==> flow/design.v <==
module ArithUnit
(input[31:0] inpa,	input[31:0] inpb, input cin, input addsub, input carryop,	output[31:0] outp, output cout, output overflow);
	wire [32:0] temp;
  assign temp = addsub ? inpa+inpb+(carryop ? cin : 0) : inpa-inpb-(carryop? (cin ? 0 : 1) : 0);
  assign cout = temp[32];
  assign outp = temp[31:0];
  assign overflow = (inpa[31]^outp[31])&(inpb[31]^outp[31]);
endmodule
module ALUopdecoder(
 input[3:0] instop,
 output reg[2:0] aluop);
	always @ (*)
		case(instop)
		0 : aluop='b011;
		1 : aluop='b111;
		2 : aluop='b000;
		4 : aluop='b001;
		5 : aluop='b101;
		6 : aluop='b100;
		10 : aluop='b000;
		12 : aluop='b010;
		13 : aluop='b001;
		default : aluop='b000;
		endcase
endmodule 
module LogicUnit
(input[31:0] inpa, input[31:0] inpb, input andor, input xorop, output[31:0] outp);
  assign outp = xorop ? inpa^inpb : andor ? inpa&inpb : inpa|inpb;
endmodule
module ALU32bit
(input[31:0] inpa,	input[31:0] inpb,	input cin, input[2:0] aluop,	output[31:0] result, output negative, output zero, output cout, output overflow);
  wire[31:0] resultl;
  wire[31:0] resulta;
  wire carrya, overflowa;
  wire carryl = cin;
  wire overflowl = 1'b0; 
  wire al = aluop[1];  
  LogicUnit logicop(inpa,	inpb,	aluop[0], aluop[2],	resultl);
  ArithUnit arithop(inpa,	inpb,	cin, aluop[0], aluop[2],	resulta, carrya, overflowa);
  assign result = al ? resultl : resulta;
  assign negative = result[31];
  assign zero = (result=='h00000000) ? 'b1 : 'b0; 
  assign cout = al ? carryl : carrya;
  assign overflow = al ? overflowl : overflowa;
endmodule
module signalcontrol(
	input[11:0] flags,
	input zero,
	output reg [2:0] total,  
	output reg [19:0] s2,
	output reg [19:0] s3,
	output reg [19:0] s4);
 always @ (*) begin
  if((flags[11]&flags[10]&flags[9])||(flags[8]^zero)) begin
   if(flags[7]) begin  
    if(~flags[4]) begin  
    s2=20'b00010110001001000100;
    s3=20'b00000000000000000000;
    s4=20'b00000000000000000000;
    total=2;
    end
   else begin  
    s2=20'b00011001001001000100;
    s3=20'b00010101000000000000;
    s4=20'b00000000000000000000;
    total=3;
   end
  end
  else if(flags[6]) begin  
   s2={10'b0001010101,(flags[5]==1 ? 2'b11 : 2'b10),(flags[3]==1 ? 4'b0100 : 4'b0010), 3'b001, (flags[0]==1 ? 1'b0 : 1'b1)};
   if(~flags[0]) begin  
    s3=20'b10000000000000000000;
    s4=20'b00000000000000000000;
    total=3;
   end
   else begin  
    s3=20'b00100000000000000000;
    s4=20'b00010000000000000000;
    total=4;
   end 
  end
  else  
   case(flags[4:1])
    10 : begin  
    s2={10'b0001010101, (flags[5]==1 ? 2'b10 : 2'b11), 8'b00101000};
    s3=20'b00000000000000000000;
    s4=20'b00000000000000000000;
    total=2;
    end
    13 : begin  
    s2={10'b0001010110, (flags[5]==1 ? 2'b10 : 2'b11), 4'b0100 ,flags[0], 3'b000};
    s3=20'b00010001000000000000;
    s4=20'b00000000000000000000;
    total=3; 
    end
    default : begin  
     s2={10'b0001010101, (flags[5]==1 ? 2'b10 : 2'b11), flags[4:0], 3'b000};
     s3=20'b00010001000000000000;
     s4=20'b00000000000000000000;
     total=3;
    end
   endcase
  end
  else begin  
   s2=20'b00010101000000000000;
   s3=20'b00000000000000000000;
   s4=20'b00000000000000000000;
   total=2;
  end
 end
endmodule 
module oneAdder(
	input clk,  
	input reset,  
	input [2:0] current, 
	output reg[2:0] regout);
	wire last;
	assign last=current==regout;
	always @ (posedge clk)
	if(reset)
		regout<='b000;
	else if(last)
		regout<='b000;
	else
		regout<=regout+'b001;	
endmodule
module signalunit
	(input clk, 
	 input reset,  
	 input[11:0] flags,  
	 input zero,
	 output Mwrite,  
	 output IRwrite, 
	 output Mread,  
	 output regwrite,  
	 output[1:0] regdst,  
	 output[1:0] regsrc,  
	 output[1:0] ALUsrcA,  
	 output[1:0] ALUsrcB,  
	 output[3:0] ALUop,  
	 output NZCVwrite,  
	 output [1:0] immsrc,  
	 output regbdst);  
  wire [19:0] s [7:0];  
  assign s[5] = 20'b0;
  assign s[6] = 20'b0;
  assign s[7] = 20'b0;
  assign s[0] = 20'b01110110000101000000;  
  assign s[1] = 20'b00000000000000100000;  
  wire [2:0] total;  
  wire [2:0] step;  
  oneAdder Step(.clk (clk), .reset (reset), .current (total), .regout (step));  
  signalcontrol bringSignal(  
	.flags (flags),
	.zero (zero),
	.total (total),
	.s2 (s[2]),  
	.s3 (s[3]),  
	.s4 (s[4]));    
  assign Mwrite=s[step][19];  
  assign IRwrite=s[step][18];  
  assign Mread=s[step][17];  
  assign regwrite=s[step][16];  
  assign regdst=s[step][15:14];  
  assign regsrc=s[step][13:12];  
  assign ALUsrcA=s[step][11:10];  
  assign ALUsrcB=s[step][9:8];  
  assign ALUop=s[step][7:4];  
  assign NZCVwrite=s[step][3];  
  assign immsrc=s[step][2:1];  
  assign regbdst=s[step][0];  
endmodule
 module signextmux(
	 input [23:0] in,
	 input [1:0] select,
	 output reg[31:0] extVal);
	integer i;
	always @ (*) begin
	case(select)
	0 : begin
		extVal[7:0]=in[7:0];
		for(i=8;i<32;i=i+1) extVal[i]=in[7];
		end
	1 : begin
		extVal[11:0]=in[11:0];
		for(i=12;i<32;i=i+1) extVal[i]='b0;
		end
	2 : begin
		extVal[1:0]=2'b00;
		extVal[25:2]=in[23:0];
		for(i=26;i<32;i=i+1) extVal[i]=in[23];
		end
	default : extVal='h00000000;
	endcase
	end
endmodule
module register_1bit(
	input regin,
	input clk,
	input write,
	input reset,
	output reg regout);
	always @ (posedge clk)
	if(reset) begin
		regout<=0;
	end
	else if(write) begin
		regout<=regin;
	end
endmodule
module register(
	input[31:0] regin,
	input clk,
	input write,
	input reset,
	output reg[31:0] regout);
	always @ (posedge clk)
	if(reset)
		regout<='h0000;
	else if(write)
		regout<=regin;
endmodule
module decoder_4to16(
	input[3:0] in,
	output reg[15:0] out);
	always @ (*)
	case(in)
	0 : out='h0001;
	1 : out='h0002;
	2 : out='h0004;
	3 : out='h0008;
	4 : out='h0010;
	5 : out='h0020;
	6 : out='h0040;
	7 : out='h0080;
	8 : out='h0100;
	9 : out='h0200;
   10 : out='h0400;
   11 : out='h0800;
   12 : out='h1000;
   13 : out='h2000;
   14 : out='h4000;
   15 : out='h8000;
    endcase
endmodule
module registerfile(
	input[3:0] reg1,
	input[3:0] reg2,
	input[3:0] regdst,
	input[31:0] regsrc,
	input clk,
	input reset,
	input we,  
	output[31:0] out1,
	output[31:0] out2,
	output[31:0] pc);
	wire[15:0] write;  
	wire[31:0] registers [15:0];  
	decoder_4to16 selecter(.in (regdst), .out (write));  
	register register0 (.regin (regsrc), .write (write[0]&we), .clk (clk), .reset (reset), .regout (registers[0]));
	register register1 (.regin (regsrc), .write (write[1]&we), .clk (clk), .reset (reset), .regout (registers[1]));
	register register2 (.regin (regsrc), .write (write[2]&we), .clk (clk), .reset (reset), .regout (registers[2]));
	register register3 (.regin (regsrc), .write (write[3]&we), .clk (clk), .reset (reset), .regout (registers[3]));
	register register4 (.regin (regsrc), .write (write[4]&we), .clk (clk), .reset (reset), .regout (registers[4]));
	register register5 (.regin (regsrc), .write (write[5]&we), .clk (clk), .reset (reset), .regout (registers[5]));
	register register6 (.regin (regsrc), .write (write[6]&we), .clk (clk), .reset (reset), .regout (registers[6]));
	register register7 (.regin (regsrc), .write (write[7]&we), .clk (clk), .reset (reset), .regout (registers[7]));
	register register8 (.regin (regsrc), .write (write[8]&we), .clk (clk), .reset (reset), .regout (registers[8]));
	register register9 (.regin (regsrc), .write (write[9]&we), .clk (clk), .reset (reset), .regout (registers[9]));
	register register10 (.regin (regsrc), .write (write[10]&we), .clk (clk), .reset (reset), .regout (registers[10]));
	register register11 (.regin (regsrc), .write (write[11]&we), .clk (clk), .reset (reset), .regout (registers[11]));
	register register12 (.regin (regsrc), .write (write[12]&we), .clk (clk), .reset (reset), .regout (registers[12]));
	register register13 (.regin (regsrc), .write (write[13]&we), .clk (clk), .reset (reset), .regout (registers[13]));
	register register14 (.regin (regsrc), .write (write[14]&we), .clk (clk), .reset (reset), .regout (registers[14]));
	register register15 (.regin (regsrc), .write (write[15]&we), .clk (clk), .reset (reset), .regout (registers[15]));
	assign out1=registers[reg1];
	assign out2=registers[reg2];
	assign pc=registers[15];
endmodule
module armreduced(
	input clk,
	input reset,
	output[31:0] pc,
	input[31:0] inst,
	input nIRQ,
	output [3:0] be,
	output[31:0] memaddr,
	output memwrite,
	output memread,
	output[31:0] writedata,
	input[31:0] readdata);
  wire IRwrite,regwrite,NZCVwrite;
  wire [1:0] regdst,regsrc,ALUsrcA,immsrc,ALUsrcB;
  wire [2:0] ALUop;
  wire [3:0] instop;
  wire regBdst;
  wire[31:0] imm;
  wire [3:0] ALUflags;
  wire [31:0] ALUresult,readA,readB;
  wire [3:0] RFdst [2:0]; 
  wire [31:0] RFsrc [3:0];
  wire [31:0] ALUnum1 [2:0];
  wire [31:0] ALUnum2 [3:0];
  wire [3:0] regBread [1:0];
  assign be = 4'b1111;
  wire[31:0] A,B,instructions,mdr,ALUout;
  reg n,v;
  wire z,c;
  register MDR(.regin (readdata), .write ('b1), .clk (clk), .reset (reset), .regout (mdr));
  register ALUoutRegister(.regin (ALUresult), .write ('b1), .clk (clk), .reset (reset), .regout (ALUout));
  register A_Register(.regin (readA), .write ('b1), .clk (clk), .reset (reset), .regout (A));
  register B_Register(.regin (readB), .write ('b1), .clk (clk), .reset (reset), .regout (B));
  register InstructionRegister(.regin (inst), .write (IRwrite), .clk (clk), .reset (reset), .regout (instructions));
  register_1bit Z(.regin (ALUflags[2]), .reset (reset), .clk (clk), .write (NZCVwrite), .regout (z));
  register_1bit C(.regin (ALUflags[1]), .reset (reset), .clk (clk), .write (NZCVwrite), .regout (c));
	assign RFdst[0]=instructions[15:12];  
	assign RFdst[1]=4'b1111;  
	assign RFdst[2]=4'b1110;  
	assign RFsrc[0]=mdr; 
	assign RFsrc[1]=ALUout;  
	assign RFsrc[2]=ALUresult;  
	assign RFsrc[3]=B;  
	assign regBread[0]=instructions[3:0];
	assign regBread[1]=instructions[15:12];
	assign ALUnum1[0]=pc;
	assign ALUnum1[1]=A;
	assign ALUnum1[2]='h00000000;
	assign ALUnum2[0]='h00000004;
	assign ALUnum2[1]='h00000008;
	assign ALUnum2[2]=imm;
	assign ALUnum2[3]=B<<instructions[11:7];
	assign writedata=B;
	assign memaddr=ALUout;
	signalunit SignalControl(
		.clk (clk),
		.reset (reset),
		.flags (instructions[31:20]),
		.zero (z),
		.Mwrite (memwrite),
		.IRwrite (IRwrite),
		.Mread (memread),
		.regwrite (regwrite),
		.regdst (regdst),
		.regsrc (regsrc),
		.ALUsrcA (ALUsrcA),
		.ALUsrcB (ALUsrcB),
		.ALUop (instop),
		.NZCVwrite (NZCVwrite),
		.immsrc (immsrc),
		.regbdst (regBdst));  
	registerfile RegisterFile(
		.reg1 (instructions[19:16]),
		.reg2 (regBread[regBdst]),
		.regdst (RFdst[regdst]),
		.regsrc (RFsrc[regsrc]),
		.clk (clk),
		.reset (reset),
		.we (regwrite),
		.out1 (readA),
		.out2 (readB),
		.pc (pc));
	signextmux Immidiate(instructions[23:0],immsrc,imm);
	ALUopdecoder ALUopDecoder(
		.instop (instop),
		.aluop (ALUop));
	ALU32bit ALU(
		.inpa (ALUnum1[ALUsrcA]),
		.inpb (ALUnum2[ALUsrcB]),
		.cin (c),
		.aluop (ALUop),
		.result (ALUresult),
		.negative (ALUflags[3]),
		.zero (ALUflags[2]),
		.cout (ALUflags[1]),
		.overflow (ALUflags[0]));
endmodule
### Step by step through the tools: armreduced

What the tools print for armreduced, step after step.
Line numbers count from 1 in the design file above.
Cell names lack the library's common part.
The mark n/a stands for no value.

| inputs | value |
|---|---|
| design top | armreduced |
| clock input | clk |
| cell library | sky130hd |
| library corner | tt_025C_1v80 |

### Elaborated design

Source: Yosys, flattened and elaborated. Widths are those after wreduce. Registers that Yosys merges into a memory's read port (data or address) are not register bits. Print and check cells do not count. Equal cells are merged and count once.
Yosys's memory passes give these memory sizes; they may raise the number of words (mostly to a power of two), join words into wider ones and drop unused or constant bits.

| bit counts | value |
|---|---|
| word width x clocked read ports | 0 |
| bits in registers | 677 |
| input port bits | 67 |
| memory bits (writable) | 0 |
| memories kept | 2 |
| bits in latches | 0 |
| output and inout bits | 102 |
| bits in read-only memories | 304 |

| cells by class | value |
|---|---|
| reductions and logical operators | 15 |
| bitwise logic cells | 24 |
| shifts and indexed selects | 1 |
| add/sub/neg operators | 5 |
| equal/unequal tests | 52 |
| multipliers | 0 |
| muxes and demuxes | 61 |
| $lt $le $gt $ge | 0 |
| div/mod/pow operators | 0 |

Memories:

| name | depth | bits a word | rd ports | wr ports | RTL line | RTL |
|---|---|---|---|---|---|---|
| (name not given) | 16 | 16 | 1 | 0 | 227 | `case(in)` |
| (name not given) | 16 | 3 | 1 | 0 | 13 | `case(instop)` |

Operator list:

| operator | count |
|---|---|
| 32-bit parallel mux with 16-bit select | 2 |
| 32-bit parallel mux with 4-bit select | 2 |
| 20-bit parallel mux with 6-bit select | 1 |
| 20-bit two-way mux | 6 |
| 32-bit parallel mux with 3-bit select | 1 |
| 32-bit two-way mux | 3 |
| 17-bit two-way mux | 5 |
| 4-bit == test with constant B | 18 |
| 32-bit by 32-bit adder with 33-bit output | 1 |
| 32-bit by 32-bit subtractor with 33-bit output | 1 |
| 33-bit by 1-bit adder with 33-bit output | 1 |
| 33-bit by 1-bit subtractor with 33-bit output | 1 |
| 33-bit two-way mux | 1 |
| 32-bit AND | 1 |
| 32-bit bitwise OR | 1 |
| 32-bit XOR | 1 |
| 32-bit by 5-bit left shift with 32-bit output | 1 |
| 32-bit zero test | 1 |
| 4-bit by 3-bit == test with 1-bit output with constant B | 8 |
| 16-bit two-way mux | 2 |
| 1-bit parallel mux with 2-bit select | 15 |
| 12-bit parallel mux with 2-bit select | 1 |
| 1-bit AND | 18 |
| 4-bit by 2-bit == test with 1-bit output with constant B | 4 |
| 3-bit two-way mux | 5 |
| 2-bit == test with constant B | 7 |
| 3-bit == test with constant B | 4 |
| 6-bit parallel mux with 2-bit select | 1 |

Other operator kinds: 21; their cells: 45.

### Depth

Depth = most cells in a row (Yosys ltp): at word level without a register or memory, in the mapped netlist without a sequential cell, where the memories' decode and read muxes count.

| depth | value |
|---|---|
| depth after elaboration | 16 |
| ABC_AREA | 0 |
| mapped depth | 32 |

### Synthesis result

Yosys stat after the flow's synthesis: flattened, memories mapped to cells. It holds for the ABC_AREA given above (unset counts as 0); a run with the other value may have another netlist.

Cell types:

| cell type | count |
|---|---|
| dfxtp_1 | 677 |
| nand2_1 | 794 |
| a21oi_1 | 530 |
| a22oi_1 | 345 |
| nor2_1 | 507 |
| ha_1 | 133 |
| a211oi_1 | 188 |
| clkbuf_1 | 280 |
| a22o_1 | 85 |
| o21ai_0 | 121 |
| nand4_1 | 90 |
| nand3b_1 | 72 |
| a221oi_1 | 60 |
| nor3_1 | 97 |
| inv_1 | 118 |
| mux2i_1 | 42 |
| buf_2 | 83 |
| nand3_1 | 79 |

Not listed: further types 79, cells in them 580.

| mapped netlist | value |
|---|---|
| buffers | 408 |
| sequential area | 13553.0 µm² |
| mapped cells | 4881 |
| synthesis area | 37637.3 µm² |
| flip-flops | 677 |

By module: a second synthesis without flattening, with its own total; a netlist apart from the flattened one above.

| second synthesis, totals | value |
|---|---|
| cell total of the unflattened synthesis | 5062 |
| area total of the unflattened synthesis | 45010.7 µm² |

Each row is one instance without its submodules.

Modules:

| module | cells | area (µm²) | instances |
|---|---|---|---|
| register | 103 | 1163.6 | 21 |
| registerfile | 1255 | 8266.7 | 1 |
| ArithUnit | 660 | 4391.7 | 1 |
| armreduced | 384 | 3313.2 | 1 |
| LogicUnit | 270 | 1976.9 | 1 |
| signalcontrol | 90 | 631.9 | 1 |
| signalunit | 69 | 574.3 | 1 |
| ALU32bit | 63 | 559.3 | 1 |
| signextmux | 60 | 360.3 | 1 |
| decoder_4to16 | 20 | 226.5 | 1 |
| oneAdder | 12 | 137.6 | 1 |
| ALUopdecoder | 10 | 68.8 | 1 |
| register_1bit | 3 | 33.8 | 2 |

### Path before layout

Source: OpenSTA report_checks on the synthesized netlist (no wires, ideal clock, input and output delay 20% of the period each), path of least setup slack; recovery checks are left aside. Register names are those of the netlist, which keeps one name where synthesis merged equal registers.

| timing after synthesis | value |
|---|---|
| path kind | register to register |
| from | register SignalControl.Step.regout[1] |
| to | register RegisterFile.register4.regout[22] |
| arrival | 6.031 ns |
| time at the first pin | 0.000 ns |
| setup time | 0.129 ns |
| path slack | 5.840 ns |
| required time | 11.871 ns |
| path delay | 6.160 ns |
| driving pins on the path | 29 |
| clock period | 12.0 ns |
| synthesis period reached | 6.16 ns |

"path delay" is the arrival time less input delay plus setup time.
"driving pins on the path": output pins that drive a net of the path, with the launching flip-flop's if there is one; two outputs of one cell count as two.
"synthesis period reached" = period - worst setup slack (recovery checks aside). The figure is calculated, with input and output delays left at 20% of the set period.
Between the ends stands the longest chain of elaborated cells between them, by number of cells; it is not shown to be the way that was timed. Of several equally long chains one is given.
Each line given opens the expression or statement behind the cell; cells for indexed reads and writes are added by Yosys, which also makes memories of some case tables.
At most two assigning lines are given for a register; there are more.

| on the way, after synthesis | value |
|---|---|
| cell sequence | dfxtp_1 inv_1 ha_1 nor3_1 buf_2 a211oi_1 nand4_1 ha_1 o2111ai_1 o211ai_1 o21ai_0 buf_2 buf_4 nor2_1 fa_1 fa_1 nor3b_1 o21ai_1 o221ai_1 o211a_1 a31oi_2 xnor2_1 nor2_1 a311oi_1 nand2_1 o211ai_1 a21o_1 clkbuf_1 o21ai_0 |
| cells in the longest elaborated chain | 12 |
| elaborated cells on any way between the ends | 66 |
| those cells by class | add/sub: 4; eq/ne: 19; mux: 28; logic: 4; reduce/logical: 9; memory: 2 |

RTL lines, path after synthesis:

| item | RTL line | RTL |
|---|---|---|
| from (decl) | 116 | `output reg[2:0] regout);` |
| from (assign) | 121 | `regout<='b000;` |
| from (assign) | 125 | `regout<=regout+'b001;` |
| 3-bit == test | 170 | `assign immsrc=s[step][2:1];` |
| 3-bit OR reduction | n/a |  |
| 20-bit parallel mux with 6-bit select | 170 |  |
| 2-bit by 1-bit == test with 1-bit output | 179 | `case(select)` |
| 2-bit OR reduction | n/a |  |
| 2-bit two-way mux | 179 |  |
| 32-bit parallel mux with 4-bit select | 368 | `.inpb (ALUnum2[ALUsrcB]),` |
| 32-bit by 32-bit subtractor with 33-bit output | 4 | `assign temp = addsub ? inpa+inpb+(carryop ? cin : 0) : inpa-inpb-(carryop? (cin ? 0 : 1) : 0);` |
| 33-bit by 1-bit subtractor with 33-bit output | 4 |  |
| 33-bit two-way mux | 4 |  |
| 32-bit two-way mux | 40 | `assign result = al ? resultl : resulta;` |
| 32-bit parallel mux with 4-bit select | 355 | `.regsrc (RFsrc[regsrc]),` |
| to (assign) | 219 | `regout<='h0000;` |
| to (assign) | 221 | `regout<=regin;` |
| to (decl) | 216 | `output reg[31:0] regout);` |

### Path in the finished layout

Path of least setup slack in the final report of flow run A (OpenROAD, finished layout, wires in). Where an end is a register, its clock arrival counts in the times.

| timing after layout | value |
|---|---|
| path kind | register to register |
| from | register SignalControl.Step.regout[1] |
| to | register RegisterFile.register4.regout[24] |
| time at the first pin | 0.62 ns |
| setup time | 0.11 ns |
| clock period | 5.22 ns |
| path slack | -0.46 ns |
| arrival | 6.20 ns |
| driving pins on the path | 30 |
| required time | 5.74 ns |

Between the ends stands the longest chain of elaborated cells between them, by number of cells; it is not shown to be the way that was timed. Of several equally long chains one is given.
At most two assigning lines are given for a register; there are more.

| on the way, after layout | value |
|---|---|
| cell sequence | dfxtp_2 inv_2 ha_4 or3_4 o211ai_4 buf_6 nor2_4 nand2_2 ha_4 buf_12 bufbuf_16 nand3b_1 nand2_2 inv_1 fa_2 nor3b_2 o21ai_2 o221ai_2 o211a_1 buf_6 a31oi_4 a31oi_1 xnor2_1 a211oi_2 buf_4 a21oi_1 a21oi_1 or2_4 buf_12 o21ai_0 |
| cells in the longest elaborated chain | 12 |
| elaborated cells on any way between the ends | 68 |
| those cells by class | add/sub: 4; eq/ne: 19; mux: 30; logic: 4; reduce/logical: 9; memory: 2 |

RTL lines, path after layout:

| item | RTL line | RTL |
|---|---|---|
| from (decl) | 116 | `output reg[2:0] regout);` |
| from (assign) | 121 | `regout<='b000;` |
| from (assign) | 125 | `regout<=regout+'b001;` |
| 3-bit == test | 170 | `assign immsrc=s[step][2:1];` |
| 3-bit OR reduction | n/a |  |
| 20-bit parallel mux with 6-bit select | 170 |  |
| 2-bit by 1-bit == test with 1-bit output | 179 | `case(select)` |
| 2-bit OR reduction | n/a |  |
| 2-bit two-way mux | 179 |  |
| 32-bit parallel mux with 4-bit select | 368 | `.inpb (ALUnum2[ALUsrcB]),` |
| 32-bit by 32-bit subtractor with 33-bit output | 4 | `assign temp = addsub ? inpa+inpb+(carryop ? cin : 0) : inpa-inpb-(carryop? (cin ? 0 : 1) : 0);` |
| 33-bit by 1-bit subtractor with 33-bit output | 4 |  |
| 33-bit two-way mux | 4 |  |
| 32-bit two-way mux | 40 | `assign result = al ? resultl : resulta;` |
| 32-bit parallel mux with 4-bit select | 355 | `.regsrc (RFsrc[regsrc]),` |
| to (assign) | 219 | `regout<='h0000;` |
| to (assign) | 221 | `regout<=regin;` |
| to (decl) | 216 | `output reg[31:0] regout);` |

# Flow runs of armreduced

Settings and measured results of 5 stored flow runs for module armreduced (sky130hd), not sorted in any way. The constraints put input and output delay at 20% of the set period each and load the outputs with 0.01 pF.
"period achieved": clock period set for the run, less the worst setup slack. It is reckoned from that one timing run; input and output delays stay at 20% of the period that was set.
"critical setup path time" means the part of the period allowed to the worst setup path (the constraints hold back 20% at inputs and 20% at outputs) less its slack; where the path has registers, the arrival times of their clocks count too.
"total power of the final layout" rests on the timing tool's default activity at the inputs, not on a simulated workload.

#### Flow run A

| setting | value |
|---|---|
| ABC_AREA | `0` |
| CAP_MARGIN | `35` |
| CTS_CLUSTER_DIAMETER | `360` |
| CTS_CLUSTER_SIZE | `44` |
| GPL_ROUTABILITY_DRIVEN | `0` |
| GPL_TIMING_DRIVEN | `1` |
| HOLD_SLACK_MARGIN | `0.08` |
| MAX_ROUTING_LAYER | `met5` |
| MIN_ROUTING_LAYER | `met1` |
| PLACE_DENSITY_LB_ADDON | `0.25` |
| SLEW_MARGIN | `30` |
| period_ns | `5.22` |
| CORE_MARGIN | `2` |
| CORE_UTILIZATION | `40` |

| result | value |
|---|---|
| cell area after synthesis | 37637.3 µm² |
| area inside the die boundary | 96562.5 µm² |
| standard-cell area of the final layout | 47738.3 µm² |
| final utilization | 0.512 |
| worst slack on setup checks | -0.463 ns |
| worst hold slack after layout | 0.482 ns |
| total power of the final layout | 27107 µW |
| period achieved | 5.683 ns |
| critical setup path time | 5.68 ns |
| worst path kind | register to register |

#### Flow run B

| setting | value |
|---|---|
| CORE_UTILIZATION | `59` |
| period_ns | `9.01` |
| CAP_MARGIN | `20` |
| CORE_MARGIN | `2` |
| SLEW_MARGIN | `20` |

| result | value |
|---|---|
| cell area after synthesis | 37637.3 µm² |
| area inside the die boundary | 65828.2 µm² |
| standard-cell area of the final layout | 42383.1 µm² |
| final utilization | 0.672 |
| worst slack on setup checks | 0.971 ns |
| worst hold slack after layout | 0.470 ns |
| total power of the final layout | 14505 µW |
| period achieved | 8.039 ns |
| critical setup path time | 8.04 ns |
| worst path kind | register to register |

#### Flow run C

| setting | value |
|---|---|
| period_ns | `5.23` |
| CAP_MARGIN | `20` |
| CORE_MARGIN | `2` |
| CORE_UTILIZATION | `40` |
| SLEW_MARGIN | `20` |

| result | value |
|---|---|
| cell area after synthesis | 37637.3 µm² |
| area inside the die boundary | 96562.5 µm² |
| standard-cell area of the final layout | 50000.5 µm² |
| final utilization | 0.536 |
| worst slack on setup checks | -0.282 ns |
| worst hold slack after layout | 0.470 ns |
| total power of the final layout | 30689 µW |
| period achieved | 5.512 ns |
| critical setup path time | 5.51 ns |
| worst path kind | register to register |

#### Flow run D

| setting | value |
|---|---|
| ABC_AREA | `1` |
| CELL_PAD_IN_SITES_GLOBAL_PLACEMENT | `0` |
| CORE_UTILIZATION | `42` |
| CTS_CLUSTER_SIZE | `92` |
| period_ns | `14.5` |
| CAP_MARGIN | `20` |
| CORE_MARGIN | `2` |
| SLEW_MARGIN | `20` |

| result | value |
|---|---|
| cell area after synthesis | 40984.3 µm² |
| area inside the die boundary | 100096.0 µm² |
| standard-cell area of the final layout | 45911.5 µm² |
| final utilization | 0.475 |
| worst slack on setup checks | 6.566 ns |
| worst hold slack after layout | 0.472 ns |
| total power of the final layout | 10731 µW |
| period achieved | 7.934 ns |
| critical setup path time | 7.93 ns |
| worst path kind | register to register |

#### Flow run E

| setting | value |
|---|---|
| CAP_MARGIN | `10` |
| CORE_ASPECT_RATIO | `1.22` |
| CORE_MARGIN | `3` |
| CORE_UTILIZATION | `45` |
| GPL_ROUTABILITY_DRIVEN | `1` |
| MAX_ROUTING_LAYER | `met5` |
| PLACE_DENSITY | `0.52` |
| period_ns | `10.4` |
| SLEW_MARGIN | `20` |

| result | value |
|---|---|
| cell area after synthesis | 37637.3 µm² |
| area inside the die boundary | 87161.3 µm² |
| standard-cell area of the final layout | 42717.2 µm² |
| final utilization | 0.518 |
| worst slack on setup checks | 1.969 ns |
| worst hold slack after layout | 0.469 ns |
| total power of the final layout | 12629 µW |
| period achieved | 8.431 ns |
| critical setup path time | 8.43 ns |
| worst path kind | register to register |
